==> flow/design.v <==
`timescale 10ns / 1ns
`timescale 10ns / 1ns
module riscv_cpu(
	input  rst,
	input  clk,
	output reg [31:0] PC,
	output Inst_Req_Valid,
	input Inst_Req_Ack,
	input  [31:0] Instruction,
	input Inst_Valid,
	output Inst_Ack,
	output [31:0] Address,
	output MemWrite,
	output [31:0] Write_data,
	output [3:0] Write_strb,
	output MemRead,
	input Mem_Req_Ack,
	input  [31:0] Read_data,
	input Read_data_Valid,
	output Read_data_Ack
);
reg [31:0] IR ;
reg [31:0] MDR;
reg [31:0] PC_reg;
reg [31:0] ALU_reg;
reg [31:0] RF_reg1;
reg [31:0] RF_reg2;
wire RegWrite_Valid;
wire MemRead_Valid ;
wire MemWrite_Valid;
wire [31:0] ALUResult;
wire        zero     ;
wire [31:0] PCset   ;
wire [31:0] PCadd4  ;
wire [31:0] PCoffset;
wire [31:0] signextend_out;
wire [31:0] zeroextend_out;
wire [31:0] shiftleft2_out;
wire [31:0]sext;
wire [31:0]sext_b;
wire [31:0]sext_u;
wire [9:0]ALUOp;
wire [2:0]ALUSrcA;
wire [2:0]ALUSrcB;
wire [3:0]RegSrc;
wire [1:0]Branch;
wire      Reg_Write;   
wire      RegWrite;
wire      BranchPerf;
wire [7:0]MemSrc;
wire      DataRead; 
wire      PCWrite;
wire      IRWrite;
wire      PCSrc;
wire [4 :0] RF_waddr ;
wire [4 :0] RF_raddr1;
wire [4 :0] RF_raddr2;
wire        RF_wen   ;
wire [31:0] RF_wdata ;
wire [31:0] RF_rdata1;
wire [31:0] RF_rdata2;
wire [31:0] ALU_data1;
wire [31:0] ALU_data2;
wire [31:0] MemOutput;
wire [31:0] RegOutput;
wire IR_wen;
assign IR_wen = ~DataRead & IRWrite;
always @(posedge clk) 
begin
    IR <= IR_wen ? Instruction : IR;
end
always @(posedge clk) 
begin
    MDR <= DataRead ? Read_data : MDR;
end
always @(posedge clk) 
begin
    ALU_reg <= ALUResult;
end
always @(posedge clk) 
begin
    RF_reg1 <= RF_rdata1;
end
always @(posedge clk) 
begin
    RF_reg2 <= RF_rdata2;
end
always @(posedge clk) 
begin
    if(rst)
        PC_reg <= PC_reg;
    else
        PC_reg <= PC;
end
always@(posedge clk) 
begin
    if(rst)
         PC <= 32'd0;
    else                  
        PC <= (PCWrite | BranchPerf) ? PCset : PC;           
end
assign BranchPerf = (Branch[0] & zero) | (Branch[1] &~zero);
assign PCset = PCSrc ? ALUResult : ALU_reg; 
control Control(
    clk,
    rst,
    Inst_Req_Ack,
    IR,
    Inst_Valid,
    Mem_Req_Ack,
    Read_data_Valid,
    sext,
    sext_b,
    sext_u,    
    ALUOp,
    ALUSrcA,
    ALUSrcB,
    RegSrc,
    Branch,
    RegWrite,   
    MemSrc,
    Inst_Req_Valid,  
    Inst_Ack,
    MemRead,
    MemWrite, 
    Read_data_Ack,
    DataRead, 
    PCWrite,
    IRWrite,
    PCSrc
);
assign RF_waddr  = IR[11: 7];
assign RF_raddr1 = IR[19:15];
assign RF_raddr2 = IR[24:20];
assign RF_wen    = RegWrite ;
reg_file Reg_file(
    clk,
    rst,
    RF_waddr,
    RF_raddr1,
    RF_raddr2,
    RF_wen,
    RF_wdata,
    RF_rdata1,
    RF_rdata2
);
assign ALU_data1  = (ALUSrcA == 2'b01) ? PC      :
                    (ALUSrcA == 2'b10) ? PC-4    :
                                         RF_reg1 ; 
assign ALU_data2  = (ALUSrcB == 2'b01) ? sext     : 
                    (ALUSrcB == 2'b10) ? sext_b   :
                    (ALUSrcB == 2'b11) ? 32'd4    :
                                         RF_reg2;
alu ALU(
    ALU_data1,
    ALU_data2,
    ALUOp,
    zero,
    ALUResult
);
mem_operation MemOperation(
    MemSrc,
    MDR,
    RF_reg2,
    ALU_reg[1:0],
    MemOutput,
    RegOutput,
    Write_strb
);
assign Address    = {ALU_reg[31:2], 2'b00};
assign Write_data = RegOutput;
assign RF_wdata = RegSrc[0] ? MemOutput:
                  RegSrc[1] ? sext_u:
                  RegSrc[2] ? PC_reg:
                  RegSrc[3] ? ALU_reg:                 
                              ALU_reg;
endmodule
`timescale 10ns / 1ns
module control(
    input clk,
    input rst,
    input  Inst_Req_Ack,
    input  [31:0]inst,
    input  Inst_Valid,
    input  Mem_Req_Ack,
    input  Read_data_Valid,
    output [31:0]sext,
    output [31:0]sext_b,
    output [31:0]sext_u,        
    output [9:0]alu_op,
    output [2:0]alu_src_a,
    output [2:0]alu_src_b,
    output [3:0]reg_src,
    output [1:0]branch,
    output      reg_write,   
    output [7:0]mem_src,
    output Inst_Req_Valid,  
    output Inst_Ack,
    output MemRead,
    output MemWrite, 
    output Read_data_Ack,
    output data_read, 
    output pc_write,
    output ir_write,
    output pc_src
);
wire  [6:0]inst_6_0  ;
wire  [2:0]inst_14_12;
wire  [6:0]inst_31_25;
assign inst_6_0   = inst[6 : 0];
assign inst_14_12 = inst[14:12];
assign inst_31_25 = inst[31:25];
wire type_j;
wire type_r;
wire type_s;
wire type_b;
wire type_i;
wire type_u;
wire type_l;
wire type_ical ;
assign type_j = (inst_6_0==7'b1101111);
assign type_r = (inst_6_0==7'b0110011);
assign type_s = (inst_6_0==7'b0100011);
assign type_b = (inst_6_0==7'b1100011);
assign type_i =  type_l   | type_ical | inst_jalr;
assign type_u  =  inst_lui | inst_auipc;
assign type_ical = (inst_6_0==7'b0010011);
assign type_l    = (inst_6_0==7'b0000011);
wire inst_lui  ;
wire inst_auipc;
wire inst_jal  ;
wire inst_jalr ;
wire inst_beq  ;
wire inst_bne  ;
wire inst_blt  ;
wire inst_bge  ;
wire inst_bltu ;
wire inst_bgeu ;
wire inst_lb   ;
wire inst_lh   ;
wire inst_lw   ;
wire inst_lbu  ;
wire inst_lhu  ;
wire inst_sb   ;
wire inst_sh   ;
wire inst_sw   ;
wire inst_addi ;
wire inst_slti ;
wire inst_sltiu;
wire inst_xori ;
wire inst_ori  ;
wire inst_andi ;
wire inst_slli ;
wire inst_srli ;
wire inst_srai ;
wire inst_add  ;
wire inst_sub  ;
wire inst_sll  ;
wire inst_slt  ;
wire inst_sltu ;
wire inst_xor  ;
wire inst_srl  ;
wire inst_sra  ;
wire inst_or   ;
wire inst_and  ;
assign inst_lui   = (inst_6_0==7'b0110111  );
assign inst_auipc = (inst_6_0==7'b0010111);
assign inst_jal   = (type_j);
assign inst_jalr  = (inst_6_0==7'b1100111 & inst_14_12==3'b000 );
assign inst_beq   = (type_b & inst_14_12==3'b000  );
assign inst_bne   = (type_b & inst_14_12==3'b001  );
assign inst_blt   = (type_b & inst_14_12==3'b100  );
assign inst_bge   = (type_b & inst_14_12==3'b101  );
assign inst_bltu  = (type_b & inst_14_12==3'b110 );
assign inst_bgeu  = (type_b & inst_14_12==3'b111 );
assign inst_lb    = (type_l & inst_14_12==3'b000   );
assign inst_lh    = (type_l & inst_14_12==3'b001   );
assign inst_lw    = (type_l & inst_14_12==3'b010   );
assign inst_lbu   = (type_l & inst_14_12==3'b100  );
assign inst_lhu   = (type_l & inst_14_12==3'b101  );
assign inst_sb    = (type_s & inst_14_12==3'b000   );
assign inst_sh    = (type_s & inst_14_12==3'b001   );
assign inst_sw    = (type_s & inst_14_12==3'b010   );
assign inst_addi  = (type_ical & inst_14_12==3'b000 );
assign inst_slti  = (type_ical & inst_14_12==3'b010 );
assign inst_sltiu = (type_ical & inst_14_12==3'b011);
assign inst_xori  = (type_ical & inst_14_12==3'b100 );
assign inst_ori   = (type_ical & inst_14_12==3'b110  );
assign inst_andi  = (type_ical & inst_14_12==3'b111 );
assign inst_slli  = (type_ical & inst_14_12==3'b001 & inst_31_25==7'b0000000);
assign inst_srli  = (type_ical & inst_14_12==3'b101 & inst_31_25==7'b0000000);
assign inst_srai  = (type_ical & inst_14_12==3'b101 & inst_31_25==7'b0100000);
assign inst_add   = (type_r & inst_14_12==3'b000  & inst_31_25==7'b0000000);
assign inst_sub   = (type_r & inst_14_12==3'b000  & inst_31_25==7'b0100000);
assign inst_sll   = (type_r & inst_14_12==3'b001  & inst_31_25==7'b0000000);
assign inst_slt   = (type_r & inst_14_12==3'b010  & inst_31_25==7'b0000000);
assign inst_sltu  = (type_r & inst_14_12==3'b011 & inst_31_25==7'b0000000);
assign inst_xor   = (type_r & inst_14_12==3'b100  & inst_31_25==7'b0000000);
assign inst_srl   = (type_r & inst_14_12==3'b101  & inst_31_25==7'b0000000);
assign inst_sra   = (type_r & inst_14_12==3'b101  & inst_31_25==7'b0100000);
assign inst_or    = (type_r & inst_14_12==3'b110   & inst_31_25==7'b0000000);
assign inst_and   = (type_r & inst_14_12==3'b111  & inst_31_25==7'b0000000);
wire [9:0]alu_op_tmp     ;
wire [2:0]alu_src_a_tmp  ;
wire [2:0]alu_src_b_tmp  ;
wire [3:0]reg_src_tmp    ;
wire [1:0]branch_tmp     ;
wire      reg_write_tmp  ;    
wire [7:0]mem_src_tmp    ;
assign alu_op_tmp[0] = type_l     | type_s    | inst_jalr  |
                       inst_addi  | inst_add  | inst_jal   |
                       inst_auipc ;
assign alu_op_tmp[1] = inst_beq   | inst_bne  | inst_sub   ;
assign alu_op_tmp[2] = inst_blt   | inst_bge  | inst_slti  |
                       inst_slt   ;
assign alu_op_tmp[3] = inst_bltu  | inst_bgeu | inst_sltiu |
                       inst_sltu  ;
assign alu_op_tmp[4] = inst_andi  | inst_and  ;
assign alu_op_tmp[5] = inst_or    | inst_ori  ;
assign alu_op_tmp[6] = inst_xor   | inst_xori ;
assign alu_op_tmp[7] = inst_sll   | inst_slli ;
assign alu_op_tmp[8] = inst_srl   | inst_srli ;
assign alu_op_tmp[9] = inst_sra   | inst_srai ; 
assign alu_src_a_tmp = (inst_auipc | type_j) ? 2'b10: 2'b00;   
assign alu_src_b_tmp = (type_i | type_s | type_j | inst_auipc) ? 2'b01: 2'b00; 
assign branch_tmp[0] = inst_beq   | inst_bge  | inst_bgeu ;
assign branch_tmp[1] = inst_bne   | inst_blt  | inst_bltu ;
assign mem_src_tmp[0] = inst_lw   ;
assign mem_src_tmp[1] = inst_lb   ;
assign mem_src_tmp[2] = inst_lbu  ;
assign mem_src_tmp[3] = inst_lh   ;
assign mem_src_tmp[4] = inst_lhu  ;
assign mem_src_tmp[5] = inst_sw   ;
assign mem_src_tmp[6] = inst_sb   ;
assign mem_src_tmp[7] = inst_sh   ;
assign reg_write_tmp  = type_u | type_r | type_j | type_ical | inst_jalr | type_l;
assign reg_src_tmp[0] = type_l   ;
assign reg_src_tmp[1] = inst_lui ;
assign reg_src_tmp[2] = inst_jalr| type_j;
assign reg_src_tmp[3] = 1'b0;
wire [31:0]imm_i;
wire [31:0]imm_s;
wire [31:0]imm_b;
wire [31:0]imm_u;
wire [31:0]imm_j;
assign imm_i  = {{21{inst[31]}}, inst[30:20]};
assign imm_s  = {{21{inst[31]}}, inst[30:25], inst[11:7]};
assign imm_b  = {{20{inst[31]}}, inst[7], inst[30:25], inst[11:8], 1'b0};
assign imm_u  = {inst[31:12], 12'b0};
assign imm_j  = {{12{inst[31]}}, inst[19:12], inst[20], inst[30:21], 1'b0};
assign sext = ({32{type_i}} & {imm_i})
            | ({32{type_s}} & {imm_s})
            | ({32{type_b}} & {imm_b})
            | ({32{type_u}} & {imm_u})
            | ({32{type_j}} & {imm_j});
assign sext_b = imm_b;
assign sext_u = imm_u;
reg [3:0]current_state;
wire [3:0]next_state;
wire [ 3:0] IF_next;
wire [ 3:0] IW_next;
wire [ 3:0] ID_next;
wire [ 3:0] EX_next;  
wire [ 3:0] LD_next;
wire [ 3:0] RW_next;
wire [ 3:0] ST_next;
wire [ 3:0] WB_next;
assign IF_next    = (Inst_Req_Ack) ? 4'b0001: 4'b0000; 
assign IW_next    = (Inst_Valid)   ? 4'b0010: 4'b0001;  
assign ID_next    = 4'b0011;
assign EX_next    = (type_l) ? 4'b0110:
                    (type_s) ? 4'b0101:
                    (type_b) ? 4'b0000:
                               4'b0100;                                             
assign LD_next    = (Mem_Req_Ack)     ? 4'b0111: 4'b0110 ;
assign RW_next    = (Read_data_Valid) ? 4'b0100 : 4'b0111;
assign ST_next    = (Mem_Req_Ack)     ? 4'b0000 : 4'b0101 ;
assign WB_next    = 4'b0000;
assign next_state = (current_state == 4'b0000)  ? IF_next :
                    (current_state == 4'b0001)  ? IW_next :
                    (current_state == 4'b0010)  ? ID_next :
                    (current_state == 4'b0011)  ? EX_next :
                    (current_state == 4'b0110)  ? LD_next :
                    (current_state == 4'b0111) ? RW_next :
                    (current_state == 4'b0101)  ? ST_next :
                    (current_state == 4'b0100)  ? WB_next :
                                            4'b0000;
always@(posedge clk) begin     
    current_state <= (rst) ? 4'b1000 : next_state;
end
assign Inst_Req_Valid = (current_state == 4'b0000);    
assign Inst_Ack       = (current_state == 4'b0001 || current_state == 4'b1000);  
assign MemRead        = (current_state == 4'b0110);
assign MemWrite       = (current_state == 4'b0101);      
assign Read_data_Ack  = (current_state == 4'b0111);
assign alu_op    = (current_state == 4'b0000 || current_state == 4'b0010) ? 10'b0000000001:   
                   alu_op_tmp   ;
assign alu_src_a = (current_state == 4'b0000) ? 2'b01:
                   (current_state == 4'b0010) ? 2'b10:  
                   alu_src_a_tmp; 
assign alu_src_b = (current_state == 4'b0000) ? 2'b11:
                   (current_state == 4'b0010) ? 2'b10:
                   alu_src_b_tmp;
assign reg_src   = (current_state == 4'b0100) ? reg_src_tmp : 3'b0001;
assign branch    = (current_state == 4'b0000 || current_state == 4'b0001 || current_state == 4'b0010 || current_state == 4'b1000) ? 2'b0 : branch_tmp ;
assign mem_src   = (current_state == 4'b0000 || current_state == 4'b0001 || current_state == 4'b0010 || current_state == 4'b1000) ? 8'b0 : mem_src_tmp;
assign reg_write = (current_state == 4'b0100) ? reg_write_tmp : 1'b0;
assign data_read = (current_state == 4'b0111 && Read_data_Ack && Read_data_Valid);  
assign pc_write  = (current_state == 4'b0000 && Inst_Req_Ack  && Inst_Req_Valid || current_state == 4'b0011 && (type_j || inst_jalr));
assign ir_write  = (current_state == 4'b0001 && Inst_Valid && Inst_Ack);     
assign pc_src    = (current_state == 4'b0000 || current_state == 4'b0011 && (type_j || inst_jalr));
endmodule
`timescale 10ns / 1ns
module alu(
    input [32 - 1:0] A,
    input [32 - 1:0] B,
    input [9:0] alu_op,
    output Zero,
    output [32 - 1:0] Result
);
wire alu_add ;    
wire alu_sub ;    
wire alu_slt ;    
wire alu_sltu;    
wire alu_and ;    
wire alu_or  ;    
wire alu_xor ;    
wire alu_sll ;    
wire alu_srl ;    
wire alu_sra ;    
assign alu_add  = alu_op[0];
assign alu_sub  = alu_op[1];
assign alu_slt  = alu_op[2];
assign alu_sltu = alu_op[3];
assign alu_and  = alu_op[4];
assign alu_or   = alu_op[5];
assign alu_xor  = alu_op[6];
assign alu_sll  = alu_op[7];
assign alu_srl  = alu_op[8];
assign alu_sra  = alu_op[9];
wire [31:0] add_sub_result; 
wire [31:0] slt_result; 
wire [31:0] sltu_result;
wire [31:0] and_result;
wire [31:0] or_result;
wire [31:0] xor_result;
wire [31:0] sll_result; 
wire [31:0] srl_result; 
wire [31:0] sra_result; 
wire [31:0] adder_a     ;
wire [31:0] adder_b     ;
wire [33:0] adder_result;
wire        adder_cin   ;
assign adder_a      = A;
assign adder_b      = (alu_sub | alu_slt) ? ~B : B;
assign adder_cin    = (alu_sub | alu_slt);
assign adder_result = {adder_a,adder_cin} + {adder_b,adder_cin};
assign add_sub_result = adder_result[32:1];
assign slt_result[31:1] = 31'b0;
assign slt_result[0]    = (A[31]  & ~B[31])
                        | ((A[31] ~^ B[31]) & adder_result[32]);
assign sltu_result[31:1] = 31'b0;
assign sltu_result[0]    = (A < B);                        
assign and_result = A & B;
assign or_result  = A | B;
assign xor_result = A ^ B;
assign sll_result = A << B[4:0];
assign sra_result = {{31{A[31]}}, 1'b0} << ~(B[4:0]) | A >> B[4:0];
assign srl_result = A >> B[4:0];
assign Zero     = ({Result} == 32'b0);
assign Result     = ({32{alu_add | alu_sub}} & add_sub_result)
                  | ({32{alu_slt          }} & slt_result    )
                  | ({32{alu_sltu         }} & sltu_result   )
                  | ({32{alu_and          }} & and_result    )
                  | ({32{alu_or           }} & or_result     )
                  | ({32{alu_xor          }} & xor_result    )
                  | ({32{alu_sll          }} & sll_result    )
                  | ({32{alu_sra          }} & sra_result    )
                  | ({32{alu_srl          }} & srl_result    );                                    
endmodule
`timescale 10ns / 1ns
module mem_operation(
    input  [7 :0]control_code,
    input  [31:0]mem_input,
    input  [31:0]reg_input,
    input  [1 :0]ea,    
    output [31:0]mem_output,
    output [31:0]reg_output,
    output [3 :0]write_strb
);
wire [31:0] lw_result ;
wire [31:0] lb_result ;
wire [31:0] lbu_result;
wire [31:0] lh_result ;
wire [31:0] lhu_result;
assign lw_result  = mem_input;
assign lb_result  = ({32{ea==2'b00}} & {{24{mem_input[ 7]}},mem_input[7 : 0]})
                  | ({32{ea==2'b01}} & {{24{mem_input[15]}},mem_input[15: 8]})
                  | ({32{ea==2'b10}} & {{24{mem_input[23]}},mem_input[23:16]})
                  | ({32{ea==2'b11}} & {{24{mem_input[31]}},mem_input[31:24]});
assign lbu_result = ({32{ea==2'b00}} & {{24'd0},mem_input[7 : 0]})
                  | ({32{ea==2'b01}} & {{24'd0},mem_input[15: 8]})
                  | ({32{ea==2'b10}} & {{24'd0},mem_input[23:16]})
                  | ({32{ea==2'b11}} & {{24'd0},mem_input[31:24]});
assign lh_result  = ({32{ea[1]==1'b0}} & {{16{mem_input[15]}},mem_input[15: 0]})               
                  | ({32{ea[1]==1'b1}} & {{16{mem_input[31]}},mem_input[31:16]});
assign lhu_result = ({32{ea[1]==1'b0}} & {{16'd0},mem_input[15: 0]})
                  | ({32{ea[1]==1'b1}} & {{16'd0},mem_input[31:16]});
assign mem_output = ({32{control_code[0]}} & lw_result )
                  | ({32{control_code[1]}} & lb_result )
                  | ({32{control_code[2]}} & lbu_result)
                  | ({32{control_code[3]}} & lh_result )
                  | ({32{control_code[4]}} & lhu_result); 
wire [3:0] sw_strb ;
wire [3:0] sb_strb ;
wire [3:0] sh_strb ;
assign sw_strb  = 4'b1111;
assign sb_strb  = ({4{ea==2'b00}} & 4'b0001)
                | ({4{ea==2'b01}} & 4'b0010)
                | ({4{ea==2'b10}} & 4'b0100)
                | ({4{ea==2'b11}} & 4'b1000);
assign sh_strb  = ({4{ea[1]==1'b0}} & 4'b0011)
                | ({4{ea[1]==1'b1}} & 4'b1100);
assign write_strb = ({4{control_code[5]}} & sw_strb )
                  | ({4{control_code[6]}} & sb_strb )
                  | ({4{control_code[7]}} & sh_strb );
wire [31:0] sw_result ;
wire [31:0] sb_result ;
wire [31:0] sh_result ;
assign sw_result  = reg_input;
assign sb_result  = ({32{ea[1:0]==2'b00}} & {24'd0,reg_input[ 7: 0]      })
                  | ({32{ea[1:0]==2'b01}} & {16'd0,reg_input[ 7: 0], 8'd0})
                  | ({32{ea[1:0]==2'b10}} & { 8'd0,reg_input[ 7: 0],16'd0})
                  | ({32{ea[1:0]==2'b11}} & {      reg_input[ 7: 0],24'd0});
assign sh_result  = ({32{ea[1]==1'b0 }} & {16'd0,reg_input[15: 0]})
                  | ({32{ea[1]==1'b1 }} & {reg_input[15: 0],16'd0});
assign reg_output = ({32{control_code[5]}} & sw_result )
                  | ({32{control_code[6]}} & sb_result )
                  | ({32{control_code[7]}} & sh_result );
endmodule
`timescale 10 ns / 1 ns
module reg_file(
	input clk,
	input rst,
	input [5 - 1:0] waddr,
	input [5 - 1:0] raddr1,
	input [5 - 1:0] raddr2,
	input wen,
	input [32 - 1:0] wdata,
	output [32 - 1:0] rdata1,
	output [32 - 1:0] rdata2
);
	reg [32-1:0] rf[32 - 1:0];
	assign rdata1=rf[raddr1];
	assign rdata2=rf[raddr2];
	always@(posedge clk)
	begin
	  	if(rst)
	  	begin
	  		rf[0]<=0;
			rf[1]<=0;
	  		rf[2]<=0;
			rf[3]<=0;
	  		rf[4]<=0;
			rf[5]<=0;
	  		rf[6]<=0;
			rf[7]<=0;
	  		rf[8]<=0;
			rf[9]<=0;
	  		rf[10]<=0;
			rf[11]<=0;
	  		rf[12]<=0;
			rf[13]<=0;
	  		rf[14]<=0;
			rf[15]<=0;
	  		rf[16]<=0;
			rf[17]<=0;
	  		rf[18]<=0;
			rf[19]<=0;
	  		rf[20]<=0;
			rf[21]<=0;
	  		rf[22]<=0;
			rf[23]<=0;
	  		rf[24]<=0;
			rf[25]<=0;
	  		rf[26]<=0;
			rf[27]<=0;
	  		rf[28]<=0;
			rf[29]<=0;
	  		rf[30]<=0;
			rf[31]<=0;															
		end
		else 
		begin
			if(wen==1&&waddr!=0)
			begin
				rf[waddr]<=wdata;
			end
		end
	end
endmodule
# [Tool chain data of riscv_cpu]
# Tool output for the design above before and after an edit, in the order of the flow.
# "orig" refers to lines of the RTL above, "edited" to lines of the edited file.
# "change" is "edited" less "orig", of the values as shown; "change_rel_pct" is that difference over "orig", in percent.
# The mark - stands for no value.
[setup] design="riscv_cpu" clock_port="clk" lib="sky130hd" corner="tt_025C_1v80"

# [Diff]
# Unified diff, file above to edited file.
# The edited RTL no longer does the same as the RTL above: the edit was made by script, with no optimisation intended.
# begin of diff
@@ -82,8 +82,5 @@
     RF_reg1 <= RF_rdata1;
 end
-always @(posedge clk) 
-begin
-    RF_reg2 <= RF_rdata2;
-end
+always @(*) RF_reg2 = RF_rdata2;
 always @(posedge clk) 
 begin
# end of diff

# [After elaboration]
# Yosys after proc, flatten, opt, wreduce and memory -nomap, before mapping. Print and check cells are not counted.
# Memory sizes are those after Yosys's memory passes, which may raise the word count (mostly to a power of two), join words into wider ones and drop unused or constant bits.
[word_totals] element="input_bits" orig=70 edited=70 change=0 change_rel_pct=0.00
[word_totals] element="memories" orig=1 edited=1 change=0 change_rel_pct=0.00
[word_totals] element="ramBits" orig=1024 edited=1024 change=0 change_rel_pct=0.00
[word_totals] element="regBits" orig=164 edited=164 change=0 change_rel_pct=0.00
[word_totals] element="word_cells" orig=290 edited=291 change=1 change_rel_pct=0.34
[classes] element="add_sub_neg" orig=2 edited=2 change=0 change_rel_pct=0.00
[classes] element="eq_ne" orig=33 edited=33 change=0 change_rel_pct=0.00
[classes] element="reduce_and_logical" orig=21 edited=21 change=0 change_rel_pct=0.00
[classes] element="shift" orig=3 edited=3 change=0 change_rel_pct=0.00
[classes] element="n_logic" orig=180 edited=180 change=0 change_rel_pct=0.00
[classes] element="cmp" orig=1 edited=1 change=0 change_rel_pct=0.00
[classes] element="muxes" orig=43 edited=44 change=1 change_rel_pct=2.33
[ops] operator="5-bit 2-to-1 mux" orig=2 edited=3 change=1 change_rel_pct=50.00
# Unchanged operator kinds not shown: 51.

# [Logic depth]
# Longest topological path by Yosys (ltp), each cell counted once; first at word level (registers and memories cut), then after technology mapping (sequential cells cut; the memories' decode and read muxes count).
[logic_depth] element="depth_word" orig=32 edited=32 change=0 change_rel_pct=0.00
[logic_depth] element="ABC_AREA" orig="0" edited="0"
[logic_depth] element="mapped_depth" orig=33 edited=38 change=5 change_rel_pct=15.15
[logic_depth] element="mapped_depth_nobuf" orig=26 edited=27 change=1 change_rel_pct=3.85

# [Synthesis result]
# The flow's flattened synthesis, as Yosys stat reports it; memories are mapped. The netlist is that of the ABC_AREA named above (0 if unset); the other value can give another one.
[types] cell_type="sky130_fd_sc_hd__a22oi_1" orig=12 edited=76 change=64 change_rel_pct=533.33
[types] cell_type="sky130_fd_sc_hd__mux2i_1" orig=91 edited=143 change=52 change_rel_pct=57.14
[types] cell_type="sky130_fd_sc_hd__nor4_1" orig=74 edited=34 change=-40 change_rel_pct=-54.05
[types] cell_type="sky130_fd_sc_hd__nand4_1" orig=61 edited=27 change=-34 change_rel_pct=-55.74
[types] cell_type="sky130_fd_sc_hd__mux4_2" orig=642 edited=609 change=-33 change_rel_pct=-5.14
[types] cell_type="sky130_fd_sc_hd__mux2_2" orig=78 edited=47 change=-31 change_rel_pct=-39.74
[types] cell_type="sky130_fd_sc_hd__o21ai_0" orig=111 edited=139 change=28 change_rel_pct=25.23
[types] cell_type="sky130_fd_sc_hd__dfxtp_1" orig=137 edited=110 change=-27 change_rel_pct=-19.71
[types] cell_type="sky130_fd_sc_hd__nand3_1" orig=69 edited=96 change=27 change_rel_pct=39.13
[types] cell_type="sky130_fd_sc_hd__a22o_1" orig=37 edited=10 change=-27 change_rel_pct=-72.97
[types] cell_type="sky130_fd_sc_hd__o31ai_2" orig=22 edited=0 change=-22 change_rel_pct=-100.00
[types] cell_type="sky130_fd_sc_hd__o22ai_1" orig=29 edited=47 change=18 change_rel_pct=62.07
[types] cell_type="sky130_fd_sc_hd__nand2_1" orig=320 edited=337 change=17 change_rel_pct=5.31
[types] cell_type="sky130_fd_sc_hd__xor2_1" orig=31 edited=14 change=-17 change_rel_pct=-54.84
[types] cell_type="sky130_fd_sc_hd__o21ai_1" orig=6 edited=23 change=17 change_rel_pct=283.33
[types] cell_type="sky130_fd_sc_hd__a41o_1" orig=2 edited=19 change=17 change_rel_pct=850.00
[types] cell_type="sky130_fd_sc_hd__a221oi_1" orig=5 edited=21 change=16 change_rel_pct=320.00
[types] cell_type="sky130_fd_sc_hd__xnor2_1" orig=37 edited=50 change=13 change_rel_pct=35.14
# Unchanged cell types not shown: 18.
# Not every row of either side is listed.
[mapped] element="stdcells" orig=5784 edited=5855 change=71 change_rel_pct=1.23
[mapped] element="ff_cells" orig=1257 edited=1230 change=-27 change_rel_pct=-2.15
[mapped] element="synth_area_um2" orig=72155.5 edited=71687.5 change=-468.0 change_rel_pct=-0.65
[mapped] element="buffers" orig=585 edited=575 change=-10 change_rel_pct=-1.71
# The figures by module come from a second, unflattened synthesis with its own total; it is not the netlist above.
[hier_totals] element="cells_unflattened" orig=7057 edited=7025 change=-32 change_rel_pct=-0.45
[hier_totals] element="area_unflattened_um2" orig=76626.0 edited=75985.4 change=-640.6 change_rel_pct=-0.84
# Rows give one instance, submodules left out.
[modules_orig] module="reg_file" instances=1 area_um2=56078.8 cells=4614
[modules_orig] module="riscv_cpu" instances=1 area_um2=9113.7 cells=855
[modules_orig] module="alu" instances=1 area_um2=8633.3 cells=1185
[modules_orig] module="control" instances=1 area_um2=1755.4 cells=245
[modules_orig] module="mem_operation" instances=1 area_um2=1044.8 cells=158
[modules_edited] module="reg_file" instances=1 area_um2=56078.8 cells=4614
[modules_edited] module="alu" instances=1 area_um2=8633.3 cells=1185
[modules_edited] module="riscv_cpu" instances=1 area_um2=8473.1 cells=823
[modules_edited] module="control" instances=1 area_um2=1755.4 cells=245
[modules_edited] module="mem_operation" instances=1 area_um2=1044.8 cells=158

# [Path before layout]
# Path of least setup slack by OpenSTA after synthesis, without wires, with an ideal clock, recovery checks aside; 20% of the period is set as input and as output delay. Where synthesis merged equal registers, the netlist keeps one of their names.
[synth_timing] element="path_type" orig="reg-to-reg" edited="reg-to-reg"
[synth_timing] element="from" orig="register IR[12]" edited="register (no name shown)"
[synth_timing] element="to" orig="register PC[16]" edited="register PC[17]"
[synth_timing] element="t_required_ps" orig=8359 edited=8364 change=5 change_rel_pct=0.06
[synth_timing] element="arrival_time_ps" orig=6828 edited=8534 change=1706 change_rel_pct=24.99
[synth_timing] element="driving_pins" orig=32 edited=34 change=2 change_rel_pct=6.25
[synth_timing] element="tclk_ps" orig=8500 edited=8500 change=0 change_rel_pct=0.00
[synth_timing] element="launch_ps" orig=0 edited=0 change=0
[synth_timing] element="delay_ps" orig=6969 edited=8670 change=1701 change_rel_pct=24.41
[synth_timing] element="setup_slack_ps" orig=1532 edited=-170 change=-1702
[synth_timing] element="setup_time_ps" orig=141 edited=136 change=-5
[synth_timing] element="period_less_setup_slack_ps" orig=6968 edited=8670 change=1702 change_rel_pct=24.43
# "delay_ps" = arrival - input delay + setup time.
# "driving_pins" counts driving pins, that of a launching flip-flop among them; a cell with two outputs on the path counts twice.
# "period_less_setup_slack_ps" is the clock period less the worst setup slack; recovery checks do not enter. This is arithmetic on one report: input and output delays are still those of the set period (20% each).
[synth_via_orig] path_cell_list="sky130_fd_sc_hd__edfxtp_1 -> sky130_fd_sc_hd__buf_2 -> sky130_fd_sc_hd__nor3_1 -> sky130_fd_sc_hd__o211a_1 -> sky130_fd_sc_hd__clkbuf_1 -> sky130_fd_sc_hd__o21ai_0 -> sky130_fd_sc_hd__a311oi_1 -> sky130_fd_sc_hd__nor2_1 -> sky130_fd_sc_hd__inv_1 -> sky130_fd_sc_hd__buf_2 -> sky130_fd_sc_hd__buf_1 -> sky130_fd_sc_hd__clkbuf_1 -> sky130_fd_sc_hd__buf_2 -> sky130_fd_sc_hd__xnor2_1 -> sky130_fd_sc_hd__ha_1 -> sky130_fd_sc_hd__and2_1 -> sky130_fd_sc_hd__and4_1 -> sky130_fd_sc_hd__nand2_1 -> sky130_fd_sc_hd__or2_2 -> sky130_fd_sc_hd__mux2_2 -> sky130_fd_sc_hd__o21ai_1 -> sky130_fd_sc_hd__o22ai_1 -> sky130_fd_sc_hd__o2111ai_1 -> sky130_fd_sc_hd__a21oi_1 -> sky130_fd_sc_hd__or4_4 -> sky130_fd_sc_hd__or4bb_1 -> sky130_fd_sc_hd__nor4_4 -> sky130_fd_sc_hd__a221oi_2 -> sky130_fd_sc_hd__or2_4 -> sky130_fd_sc_hd__nor2_4 -> sky130_fd_sc_hd__buf_6 -> sky130_fd_sc_hd__o31ai_2"
[synth_lines_orig] element="start, declared" line_no=22 text="reg [31:0] IR ;"
[synth_lines_orig] element="start, assigned" line_no=70 text="IR <= IR_wen ? Instruction : IR;"
[synth_lines_orig] element="end, assigned" line_no=98 text="PC <= 32'd0;"
[synth_lines_orig] element="end, assigned" line_no=100 text="PC <= (PCWrite | BranchPerf) ? PCset : PC;"
[synth_lines_orig] element="end, declared" line_no=6 text="output reg [31:0] PC,"
# orig: Chain of elaborated cells between the ends: none given.
# Nets of the timed path that keep an RTL name, with a line that drives or declares them; the list need not be complete.
[synth_named_nets_orig] net="ALU.Result[29]" line_no=471 text="assign Result     = ({32{alu_add | alu_sub}} & add_sub_result)"
[synth_via_edited] path_cell_list="sky130_fd_sc_hd__dfxtp_1 -> sky130_fd_sc_hd__buf_4 -> sky130_fd_sc_hd__buf_6 -> sky130_fd_sc_hd__buf_2 -> sky130_fd_sc_hd__buf_2 -> sky130_fd_sc_hd__clkbuf_1 -> sky130_fd_sc_hd__clkbuf_1 -> sky130_fd_sc_hd__buf_1 -> sky130_fd_sc_hd__mux4_2 -> sky130_fd_sc_hd__mux4_2 -> sky130_fd_sc_hd__mux2i_1 -> sky130_fd_sc_hd__o21ai_0 -> sky130_fd_sc_hd__xnor2_1 -> sky130_fd_sc_hd__ha_1 -> sky130_fd_sc_hd__nand4_1 -> sky130_fd_sc_hd__or3_1 -> sky130_fd_sc_hd__o211a_1 -> sky130_fd_sc_hd__nor3b_1 -> sky130_fd_sc_hd__and2_1 -> sky130_fd_sc_hd__o221ai_1 -> sky130_fd_sc_hd__xor2_1 -> sky130_fd_sc_hd__nand2_1 -> sky130_fd_sc_hd__o41ai_1 -> sky130_fd_sc_hd__or3_4 -> sky130_fd_sc_hd__or4_1 -> sky130_fd_sc_hd__nor4_1 -> sky130_fd_sc_hd__nand4_1 -> sky130_fd_sc_hd__or4_1 -> sky130_fd_sc_hd__and3_4 -> sky130_fd_sc_hd__o21a_1 -> sky130_fd_sc_hd__buf_6 -> sky130_fd_sc_hd__buf_6 -> sky130_fd_sc_hd__o21ai_1 -> sky130_fd_sc_hd__o41ai_2"
[synth_lines_edited] element="end, assigned" line_no=95 text="PC <= 32'd0;"
[synth_lines_edited] element="end, assigned" line_no=97 text="PC <= (PCWrite | BranchPerf) ? PCset : PC;"
[synth_lines_edited] element="end, declared" line_no=6 text="output reg [31:0] PC,"
# edited: Chain of elaborated cells between the ends: none given.
[synth_named_nets_edited] net="ALU.Result[14]" line_no=468 text="assign Result     = ({32{alu_add | alu_sub}} & add_sub_result)"

# [Worst path after layout]
# Path of least setup slack in the final report of each run of pair A (OpenROAD, finished layout, wires in). Where an end is a register, its clock arrival counts in the times.
# The path's times are printed in steps of 10 ps; the period is the one set.
[layout_timing] element="path_type" orig="reg-to-reg" edited="reg-to-reg"
[layout_timing] element="from" orig="register Control.current_state" edited="register (no name shown)"
[layout_timing] element="to" orig="register PC[4]" edited="register PC[19]"
[layout_timing] element="setup_slack_ps" orig=-560 edited=-1310 change=-750
[layout_timing] element="tclk_ps" orig=5940 edited=5940 change=0 change_rel_pct=0.00
[layout_timing] element="driving_pins" orig=25 edited=33 change=8 change_rel_pct=32.00
[layout_timing] element="arrival_time_ps" orig=7200 edited=7900 change=700 change_rel_pct=9.72
[layout_timing] element="setup_time_ps" orig=100 edited=140 change=40
[layout_timing] element="t_required_ps" orig=6640 edited=6590 change=-50 change_rel_pct=-0.75
[layout_timing] element="launch_ps" orig=780 edited=810 change=30 change_rel_pct=3.85
# Where an end lacks its bit number, it is one bit of the signal, or one of the new flip-flops if synthesis recoded a state register.
[layout_via_orig] path_cell_list="sky130_fd_sc_hd__dfxtp_1 -> sky130_fd_sc_hd__buf_4 -> sky130_fd_sc_hd__buf_4 -> sky130_fd_sc_hd__or4_1 -> sky130_fd_sc_hd__nor4_2 -> sky130_fd_sc_hd__xnor2_2 -> sky130_fd_sc_hd__mux2_2 -> sky130_fd_sc_hd__buf_4 -> sky130_fd_sc_hd__inv_2 -> sky130_fd_sc_hd__nor4_1 -> sky130_fd_sc_hd__nor4_1 -> sky130_fd_sc_hd__buf_4 -> sky130_fd_sc_hd__o22ai_1 -> sky130_fd_sc_hd__o21ai_0 -> sky130_fd_sc_hd__buf_4 -> sky130_fd_sc_hd__nand3_1 -> sky130_fd_sc_hd__or4_4 -> sky130_fd_sc_hd__or4bb_4 -> sky130_fd_sc_hd__nor4_4 -> sky130_fd_sc_hd__o2111a_1 -> sky130_fd_sc_hd__or2_4 -> sky130_fd_sc_hd__nor2_4 -> sky130_fd_sc_hd__buf_6 -> sky130_fd_sc_hd__buf_12 -> sky130_fd_sc_hd__a31o_4"
[layout_lines_orig] element="start, declared" line_no=358 text="reg [3:0]current_state;"
[layout_lines_orig] element="start, assigned" line_no=389 text="current_state <= (rst) ? 4'b1000 : next_state;"
[layout_lines_orig] element="end, assigned" line_no=98 text="PC <= 32'd0;"
[layout_lines_orig] element="end, assigned" line_no=100 text="PC <= (PCWrite | BranchPerf) ? PCset : PC;"
[layout_lines_orig] element="end, declared" line_no=6 text="output reg [31:0] PC,"
# orig: Chain of elaborated cells between the ends: none given.
# Nets of the timed path that keep an RTL name, with a line that drives or declares them; the list need not be complete.
[layout_named_nets_orig] net="ALU.Result[29]" line_no=471 text="assign Result     = ({32{alu_add | alu_sub}} & add_sub_result)"
[layout_via_edited] path_cell_list="sky130_fd_sc_hd__dfxtp_4 -> sky130_fd_sc_hd__buf_12 -> sky130_fd_sc_hd__buf_4 -> sky130_fd_sc_hd__mux4_2 -> sky130_fd_sc_hd__mux4_2 -> sky130_fd_sc_hd__mux2i_4 -> sky130_fd_sc_hd__a221o_2 -> sky130_fd_sc_hd__inv_4 -> sky130_fd_sc_hd__xnor2_4 -> sky130_fd_sc_hd__ha_4 -> sky130_fd_sc_hd__o21ai_2 -> sky130_fd_sc_hd__or3_1 -> sky130_fd_sc_hd__o211a_1 -> sky130_fd_sc_hd__nor3b_4 -> sky130_fd_sc_hd__and2_4 -> sky130_fd_sc_hd__o221ai_4 -> sky130_fd_sc_hd__buf_6 -> sky130_fd_sc_hd__o21ai_2 -> sky130_fd_sc_hd__xor2_1 -> sky130_fd_sc_hd__buf_4 -> sky130_fd_sc_hd__nor2_2 -> sky130_fd_sc_hd__a211oi_2 -> sky130_fd_sc_hd__nand3_1 -> sky130_fd_sc_hd__nor4_4 -> sky130_fd_sc_hd__buf_4 -> sky130_fd_sc_hd__nand4_1 -> sky130_fd_sc_hd__or4_4 -> sky130_fd_sc_hd__and3_4 -> sky130_fd_sc_hd__o21a_1 -> sky130_fd_sc_hd__buf_12 -> sky130_fd_sc_hd__buf_12 -> sky130_fd_sc_hd__o21ai_2 -> sky130_fd_sc_hd__o41ai_2"
[layout_lines_edited] element="end, assigned" line_no=95 text="PC <= 32'd0;"
[layout_lines_edited] element="end, assigned" line_no=97 text="PC <= (PCWrite | BranchPerf) ? PCset : PC;"
[layout_lines_edited] element="end, declared" line_no=6 text="output reg [31:0] PC,"
# edited: Chain of elaborated cells between the ends: none given.

# [Flow runs]
# Both versions went through the flow (Yosys, OpenROAD) with the same settings in each pair. Constraints: input delay and output delay 20% of the set period each, output load 0.01 pF.
[settings_pair_A] CAP_MARGIN=40 CELL_PAD_IN_SITES_DETAIL_PLACEMENT=1 CORE_UTILIZATION=44 MIN_ROUTING_LAYER="met1" SETUP_SLACK_MARGIN=1.47 TNS_END_PERCENT=70 period_ns=5.94 CORE_MARGIN=2 SLEW_MARGIN=20
[results_pair_A] element="clock_period_reached_ps" orig=6501 edited=7254 change=753 change_rel_pct=11.58
[results_pair_A] element="power_total_uw" orig=24369 edited=24901 change=532 change_rel_pct=2.18
[results_pair_A] element="total_die_area_um2" orig=167244.0 edited=166170.0 change=-1074.0 change_rel_pct=-0.64
[results_pair_A] element="worstSetupSlack_ps" orig=-561 edited=-1314 change=-753
[results_pair_A] element="setupTns_ps" orig=-16510 edited=-40082 change=-23572
[results_pair_A] element="finalCellArea_um2" orig=90466.8 edited=92497.5 change=2030.7 change_rel_pct=2.24
[results_pair_A] element="fin_util_pct" orig=55.6 edited=57.0 change=1.4
[results_pair_A] element="holdWs_ps" orig=514 edited=492 change=-22
[results_pair_A] element="yosys_chip_area_um2" orig=72155.5 edited=71687.5 change=-468.0 change_rel_pct=-0.65
# "clock_period_reached_ps": clock period set for the run, less the worst setup slack. It is reckoned from that one timing run; input and output delays stay at 20% of the period that was set.
# "power_total_uw": no workload was simulated; the value follows from the tool's default switching activity.
